==> flow/design.v <==
`timescale 1ns/10ps
module IOTDF( clk, rst, in_en, iot_in, fn_sel, busy, valid, iot_out);
input        clk;
input        rst;
input        in_en;
input  [7:0] iot_in;
input  [2:0] fn_sel;
output     busy;
output reg valid;
output reg [127:0] iot_out;
parameter GRAY2BIN = 3'b001; 
parameter FIR      = 3'b010; 
reg [9:0] counter;
reg [9:0] counter_delay1;
reg [9:0] counter_delay2;
reg [127:0] iot_data;
reg [127:0] prep_to_out;
reg [127:0] prep_to_output;
reg [127:0] wait_to;
always @(posedge clk or posedge rst) begin
    if(rst) begin
        counter <= 0;
    end else if(in_en) begin
        if (counter == 960) counter <= 0;
        else counter <= counter + 1;
    end else begin
        counter <= counter;
    end 
end
always @(posedge clk or posedge rst) begin
    if(rst) begin
        counter_delay1 <= 0;
        counter_delay2 <= 0;
    end else if(in_en) begin
        counter_delay1 <= counter;
        counter_delay2 <= counter_delay1;
    end else begin
        counter_delay1 <= counter_delay1;
        counter_delay2 <= counter_delay2;
    end
end
always @(posedge clk or posedge rst) begin
    if(rst) begin
        iot_data <= 0;
    end else if(in_en) begin
        iot_data[7:0] <= iot_in;
        iot_data[127:8] <= iot_data[119:0];
    end else begin
        iot_data <= iot_data;
    end
end
always @(posedge clk) begin
    if(!rst && in_en) begin
        wait_to <= iot_data;
    end else begin
        wait_to <= wait_to;
    end
end
integer idx;
always @(*) begin
    if(rst) begin
        prep_to_out = 0;
        prep_to_output = 0;
    end else if(in_en) begin
        if(fn_sel == GRAY2BIN) begin
            if (counter_delay1[3:0] == 15) begin
                prep_to_output = 0;
                prep_to_out[127] = iot_data[127];
                for (idx = 126; idx >= 0; idx = idx - 1) begin
                    prep_to_out[idx] = prep_to_out[idx + 1] ^ iot_data[idx];
                end
            end else begin
                prep_to_out = 0;
                prep_to_output = 0;
            end
        end else if(fn_sel == FIR) begin
            if (counter_delay1[3:0] == 15) begin
                prep_to_out = iot_data;
                prep_to_output = 0;
            end else if (counter_delay2[3:0] == 15) begin
                prep_to_out = wait_to;
                prep_to_output[127:120] = (((prep_to_out[127:120] * 8'd5) >> 3)+ 1) >> 1;
                prep_to_output[119:112] = ((((prep_to_out[119:112] * 8'd5)+(prep_to_out[127:120] * 8'd9)) >> 3)+ 1) >> 1;
                prep_to_output[111:104] = ((((prep_to_out[111:104] * 8'd5)+(prep_to_out[119:112] * 8'd9)+(prep_to_out[127:120] * 8'd2)) >>3)+ 1) >> 1;
                prep_to_output[103:96] = ((((prep_to_out[103:96] * 8'd5)+(prep_to_out[111:104] * 8'd9)+(prep_to_out[119:112] * 8'd2)) >>3)+ 1) >> 1;
                prep_to_output[95:88] = ((((prep_to_out[95:88] * 8'd5)+(prep_to_out[103:96] * 8'd9)+(prep_to_out[111:104] * 8'd2)) >>3)+ 1) >> 1;
                prep_to_output[87:80] = ((((prep_to_out[87:80] * 8'd5)+(prep_to_out[95:88] * 8'd9)+(prep_to_out[103:96] * 8'd2)) >>3)+ 1) >> 1;
                prep_to_output[79:72] = ((((prep_to_out[79:72] * 8'd5)+(prep_to_out[87:80] * 8'd9)+(prep_to_out[95:88] * 8'd2)) >>3)+ 1) >> 1;
                prep_to_output[71:64] = ((((prep_to_out[71:64] * 8'd5)+(prep_to_out[79:72] * 8'd9)+(prep_to_out[87:80] * 8'd2)) >>3)+ 1) >> 1;
                prep_to_output[63:56] = ((((prep_to_out[63:56] * 8'd5)+(prep_to_out[71:64] * 8'd9)+(prep_to_out[79:72] * 8'd2)) >>3)+ 1) >> 1;
                prep_to_output[55:48] = ((((prep_to_out[55:48] * 8'd5)+(prep_to_out[63:56] * 8'd9)+(prep_to_out[71:64] * 8'd2)) >>3)+ 1) >> 1;
                prep_to_output[47:40] = ((((prep_to_out[47:40] * 8'd5)+(prep_to_out[55:48] * 8'd9)+(prep_to_out[63:56] * 8'd2)) >>3)+ 1) >> 1;
                prep_to_output[39:32] = ((((prep_to_out[39:32] * 8'd5)+(prep_to_out[47:40] * 8'd9)+(prep_to_out[55:48] * 8'd2)) >>3)+ 1) >> 1;
                prep_to_output[31:24] = ((((prep_to_out[31:24] * 8'd5)+(prep_to_out[39:32] * 8'd9)+(prep_to_out[47:40] * 8'd2)) >>3)+ 1) >> 1;
                prep_to_output[23:16] = ((((prep_to_out[23:16] * 8'd5)+(prep_to_out[31:24] * 8'd9)+(prep_to_out[39:32] * 8'd2)) >>3)+ 1) >> 1;
                prep_to_output[15:8] = ((((prep_to_out[15:8] * 8'd5)+(prep_to_out[23:16] * 8'd9)+(prep_to_out[31:24] * 8'd2)) >>3)+ 1) >> 1;
                prep_to_output[7:0] = ((((prep_to_out[7:0] * 8'd5)+(prep_to_out[15:8] * 8'd9)+(prep_to_out[23:16] * 8'd2)) >>3)+ 1) >> 1;
            end else begin
                prep_to_out = 0;
                prep_to_output = 0;
            end
        end else begin
            prep_to_out = 0;
            prep_to_output = 0;
        end
    end else begin
        prep_to_out = 0;
        prep_to_output = 0;
    end
end
assign busy = 0;
always @(posedge clk or posedge rst) begin
    if(rst) begin
        valid <= 0;
    end else if(in_en) begin
        case(fn_sel)
            GRAY2BIN: begin
                if (counter_delay1[3:0] == 15) begin
                    valid <= 1;
                end else begin
                    valid <= 0;
                end
            end
            FIR: begin
                if (counter_delay2[3:0] == 15) begin
                    valid <= 1;
                end else begin
                    valid <= 0;
                end
            end
            default: begin
                valid <= 0;
            end
        endcase
    end
end
always @(posedge clk or posedge rst) begin
    if(rst) begin
        iot_out <= 0;
    end else if(in_en) begin
        case(fn_sel)
            GRAY2BIN: begin
                if (counter_delay1[3:0] == 15) begin
                    iot_out <= prep_to_out;
                end
            end
            FIR: begin
                if (counter_delay2[3:0] == 15) begin
                    iot_out <= prep_to_output;
                end 
            end
            default: begin
                iot_out <= 1'b0;
            end
        endcase
    end
end
endmodule
### Tool chain data of IOTDF

What the tools print for IOTDF, step after step.
Lines are those of the file above, counted from 1.
Cell names lack the library's common part.
The mark n/a stands for no value.

| design | value |
|---|---|
| top | IOTDF |
| clock port | clk |
| standard-cell library | sky130hd |
| timing corner | tt_025C_1v80 |

### Elaborated design

Source: Yosys, flattened and elaborated, memories not mapped. Widths are those after wreduce. Registers that Yosys merges into a memory's read port (data or address) are not register bits. Print and check cells do not count. Equal cells are merged and count once.

| bit counts | value |
|---|---|
| flip-flop bits (word level) | 403 |
| input port bits | 14 |
| output and inout port bits | 130 |
| word-level cells | 232 |

| cells by class | value |
|---|---|
| add/subtract/negate cells | 46 |
| multiply operators | 31 |
| eq/ne operators | 7 |
| multiplexer cells | 10 |
| bitwise gates (word level) | 127 |
| reduce/logical cells | 3 |

Operators by type and width:

| operator | number |
|---|---|
| multiplier 8 x 4 -> 12 bit with constant B | 15 |
| two-way mux 128 bit | 5 |
| multiplier 8 x 3 -> 11 bit with constant B | 16 |
| case mux 128 bit (select 2 bit) | 1 |
| adder 11 x 12 -> 12 bit | 15 |
| adder 12 x 9 -> 12 bit | 14 |
| adder 9 x 1 -> 9 bit with constant B | 15 |
| XOR 1 bit | 127 |
| adder 10 x 1 -> 10 bit with constant B | 1 |
| equality test 10 bit with constant B | 1 |
| two-way mux 10 bit | 1 |
| adder 8 x 1 -> 9 bit with constant B | 1 |
| equality test 4 bit with constant B | 2 |
| != test 2 bit with constant B | 2 |
| equality test 3 x 1 -> 1 bit with constant B | 1 |
| equality test 3 x 2 -> 1 bit with constant B | 1 |
| AND reduction 3 bit | 1 |
| case mux 1 bit (select 2 bit) | 1 |
| two-way mux 1 bit | 2 |
| logical AND 1 bit | 1 |
| zero test 1 bit | 1 |

### Depth

Depth = most cells in a row (Yosys ltp): at word level without a register or memory, in the mapped netlist without a sequential cell, where the memories' decode and read muxes count.

| logic depth | value |
|---|---|
| depth in word-level cells | 130 |
| ABC_AREA | 0 |
| gate-level depth with buffers | 19 |
| mapped depth without buffers | 19 |

### Netlist

Source: synth_stat.txt of the flow (Yosys; design flattened, memories mapped). It holds for the ABC_AREA given above (unset counts as 0); a run with the other value may have another netlist.
The area totals of this step are shown rounded.

| mapped netlist | value |
|---|---|
| cells in the netlist | 3,183 |
| synthesis area | 0.035 mm^2 |
| sequential part of the area | 0.011 mm^2 |
| flip-flop cells | 403 |
| buffers | 70 |

Cells by type:

| type | number | total area (um^2) |
|---|---|---|
| dfrtp_1 | 275 | 6,881.6 |
| fa_1 | 291 | 5.83E+03 |
| ha_1 | 450 | 5,630.4 |
| edfxtp_1 | 128 | 3.84E+03 |
| xnor2_1 | 265 | 2.32E+03 |
| inv_1 | 548 | 2.06E+03 |
| mux2_2 | 136 | 1.53E+03 |
| xor2_1 | 162 | 1.42E+03 |
| nor2_1 | 209 | 784.502 |
| a21oi_1 | 123 | 615.59 |
| a221oi_1 | 67 | 586.813 |
| o21bai_1 | 74 | 555.533 |
| xnor3_1 | 20 | 450.432 |
| nand3_1 | 50 | 250.24 |
| clkbuf_1 | 66 | 247.738 |
| o221ai_1 | 26 | 227.718 |
| nand2_1 | 60 | 225.216 |
| o21ai_0 | 42 | 210.202 |

Other cell types: 39; their cells: 191.

### Timing after synthesis

OpenSTA on the mapped netlist: ideal clock, no wires. The path of least setup slack (recovery checks aside). Input and output delay are each 20% of the period. Register names are those of the netlist, which keeps one name where synthesis merged equal registers.

| path post-synthesis | value |
|---|---|
| kind | input to register |
| start point | input port rst |
| end point | register iot_out[66] |
| clock period | 10,000 ps |
| external input delay | 2,000 ps |
| setup time | 65 ps |
| launch time at the first pin | 2,000 ps |
| arrival time | 9,294 ps |
| required time | 9,935 ps |
| slack | 641 ps |
| delay of the path | 7,359 ps |
| driving pins on the path | 5 |
| path buffers | 1 |
| period reached after synthesis | 9,359 ps |

"delay of the path" = arrival - input delay + setup time.
"driving pins on the path" counts driving pins, that of a launching flip-flop among them; a cell with two outputs on the path counts twice.
"period reached after synthesis" is the clock period less the worst setup slack; recovery checks do not enter. This is arithmetic on one report: input and output delays are still those of the set period (20% each).
The rows between start and end are the longest chain of elaborated cells between them; the timing report does not say that the signal goes this way. Where chains are equally long, one stands for them.
A line is the first line of the expression or statement that the cell stems from. Yosys adds cells for indexed reads and writes and turns some case tables into memories.
A register here has more assigning lines than the two given.

| on the way, post-synthesis | value |
|---|---|
| path through | inv_1 > nand2_1 > clkbuf_1 > o221ai_1 > o21a_1 |
| cells in the longest elaborated chain | 3 |
| elaborated cells on any way between the ends | 5 |
| RTL lines with such cells | 4 |
| those cells by class | mux: 5 |

Ends and longest elaborated chain, post-synthesis:

| what | line | text |
|---|---|---|
| start: declaration | 4 | `input        rst;` |
| two-way mux 128 bit | 61 | `if(rst) begin` |
| two-way mux 128 bit | 148 | `if (counter_delay2[3:0] == 15) begin` |
| case mux 128 bit (select 2 bit) | 141 | `case(fn_sel)` |
| end: assignment | 144 | `iot_out <= prep_to_out;` |
| end: assignment | 149 | `iot_out <= prep_to_output;` |
| end: declaration | 10 | `output reg [127:0] iot_out;` |

### Worst path after layout

Path of least setup slack in the final report of run A (OpenROAD, finished layout, wires in). Where an end is a register, its clock arrival counts in the times.
The report prints the path's times to 10 ps; the period is as set.

| path post-layout | value |
|---|---|
| kind | register to register |
| start point | register wait_to[59] |
| end point | register iot_out[63] |
| clock period | 4,020 ps |
| setup time | 70 ps |
| launch time at the first pin | 660 ps |
| arrival time | 5,170 ps |
| required time | 4,600 ps |
| slack | -570 ps |
| driving pins on the path | 22 |
| path buffers | 3 |

The rows between start and end are the longest chain of elaborated cells between them; the timing report does not say that the signal goes this way. Where chains are equally long, one stands for them.
A register here has more assigning lines than the two given.

| on the way, post-layout | value |
|---|---|
| path through | edfxtp_1 > buf_6 > buf_6 > fa_1 > ha_1 > inv_2 > fa_1 > inv_2 > fa_2 > a21oi_2 > nor2_1 > nor2_1 > o21bai_1 > a21oi_2 > buf_4 > xnor2_4 > nor2_2 > nand3_2 > nor3_4 > xnor3_2 > a2bb2oi_2 > o21ai_1 |
| cells in the longest elaborated chain | 8 |
| elaborated cells on any way between the ends | 8 |
| RTL lines with such cells | 5 |
| those cells by class | add/sub: 3; mul: 1; mux: 4 |

Ends and longest elaborated chain, post-layout:

| what | line | text |
|---|---|---|
| start: declaration | 19 | `reg [127:0] wait_to;` |
| start: assignment | 54 | `wait_to <= iot_data;` |
| start: assignment | 56 | `wait_to <= wait_to;` |
| multiplier 8 x 3 -> 11 bit | 90 | `prep_to_output[63:56] = ((((prep_to_out[63:56] * 8'd5)+(prep_to_out[71:64] * 8'd9)+(prep_to_out[79:72] * 8'd2) ...` |
| adder 11 x 12 -> 12 bit | 90 |  |
| adder 12 x 9 -> 12 bit | 90 |  |
| adder 9 x 1 -> 9 bit | 90 |  |
| two-way mux 128 bit | 77 | `if (counter_delay1[3:0] == 15) begin` |
| two-way mux 128 bit | 61 | `if(rst) begin` |
| two-way mux 128 bit | 148 | `if (counter_delay2[3:0] == 15) begin` |
| case mux 128 bit (select 2 bit) | 141 | `case(fn_sel)` |
| end: assignment | 144 | `iot_out <= prep_to_out;` |
| end: assignment | 149 | `iot_out <= prep_to_output;` |
| end: declaration | 10 | `output reg [127:0] iot_out;` |

Measured data: module IOTDF, platform sky130hd, 3 stored runs of the flow under differing settings, order arbitrary. Input and output delays are each 20% of the period that was set; the output load is 0.01 pF.
"worst setup path time" = time allowed to the worst setup path (clock period - input delay - output delay, where it has them) - its slack; a late launch clock adds to it, a late capture clock takes from it.
"worst setup path time" is known to 10 ps.
Measured values are rounded.
Among the settings, - means not set for that run.

| run | CORE_MARGIN | CORE_UTILIZATION | CTS_CLUSTER_DIAMETER | CTS_CLUSTER_SIZE | GPL_ROUTABILITY_DRIVEN | HOLD_SLACK_MARGIN | MIN_ROUTING_LAYER | PLACE_DENSITY_LB_ADDON | SLEW_MARGIN | period_ns | CAP_MARGIN | CELL_PAD_IN_SITES_GLOBAL_PLACEMENT | CORE_ASPECT_RATIO | GPL_TIMING_DRIVEN | SETUP_SLACK_MARGIN | TNS_END_PERCENT | ABC_AREA | CELL_PAD_IN_SITES_DETAIL_PLACEMENT | MAX_ROUTING_LAYER | standard-cell area after routing (mm^2) | Yosys chip area after synthesis (mm^2) | utilization in the final report | worst setup path time (ps) | kind of the worst setup path | full die area (mm^2) | setup slack of the worst path (ps) |
|---|---|---|---|---|---|---|---|---|---|---|---|---|---|---|---|---|---|---|---|---|---|---|---|---|---|---|
| run A | 4 | 19 | 189 | 66 | 1 | 0.17 | met2 | 0.03 | 5 | 4.02 | 20 | - | - | - | - | - | - | - | - | 0.053 | 0.035 | 0.29 | 4,590 | register to register | 0.19 | -570 |
| run B | 6 | 40 | - | 91 | 0 | -0.07 | met2 | 0.03 | 20 | 10.0 | 20 | 3 | 0.67 | 0 | 0.21 | 50 | - | - | - | 0.04 | 0.035 | 0.46 | 5,760 | register to register | 0.096 | 4,200 |
| run C | 5 | 57 | 192 | 11 | 1 | -0.0 | - | 0.0 | 0 | 4.04 | 20 | - | 1.6 | 1 | - | - | 1 | 0 | met4 | 0.051 | 0.036 | 0.81 | 18,170 | register to register | 0.069 | -14,000 |
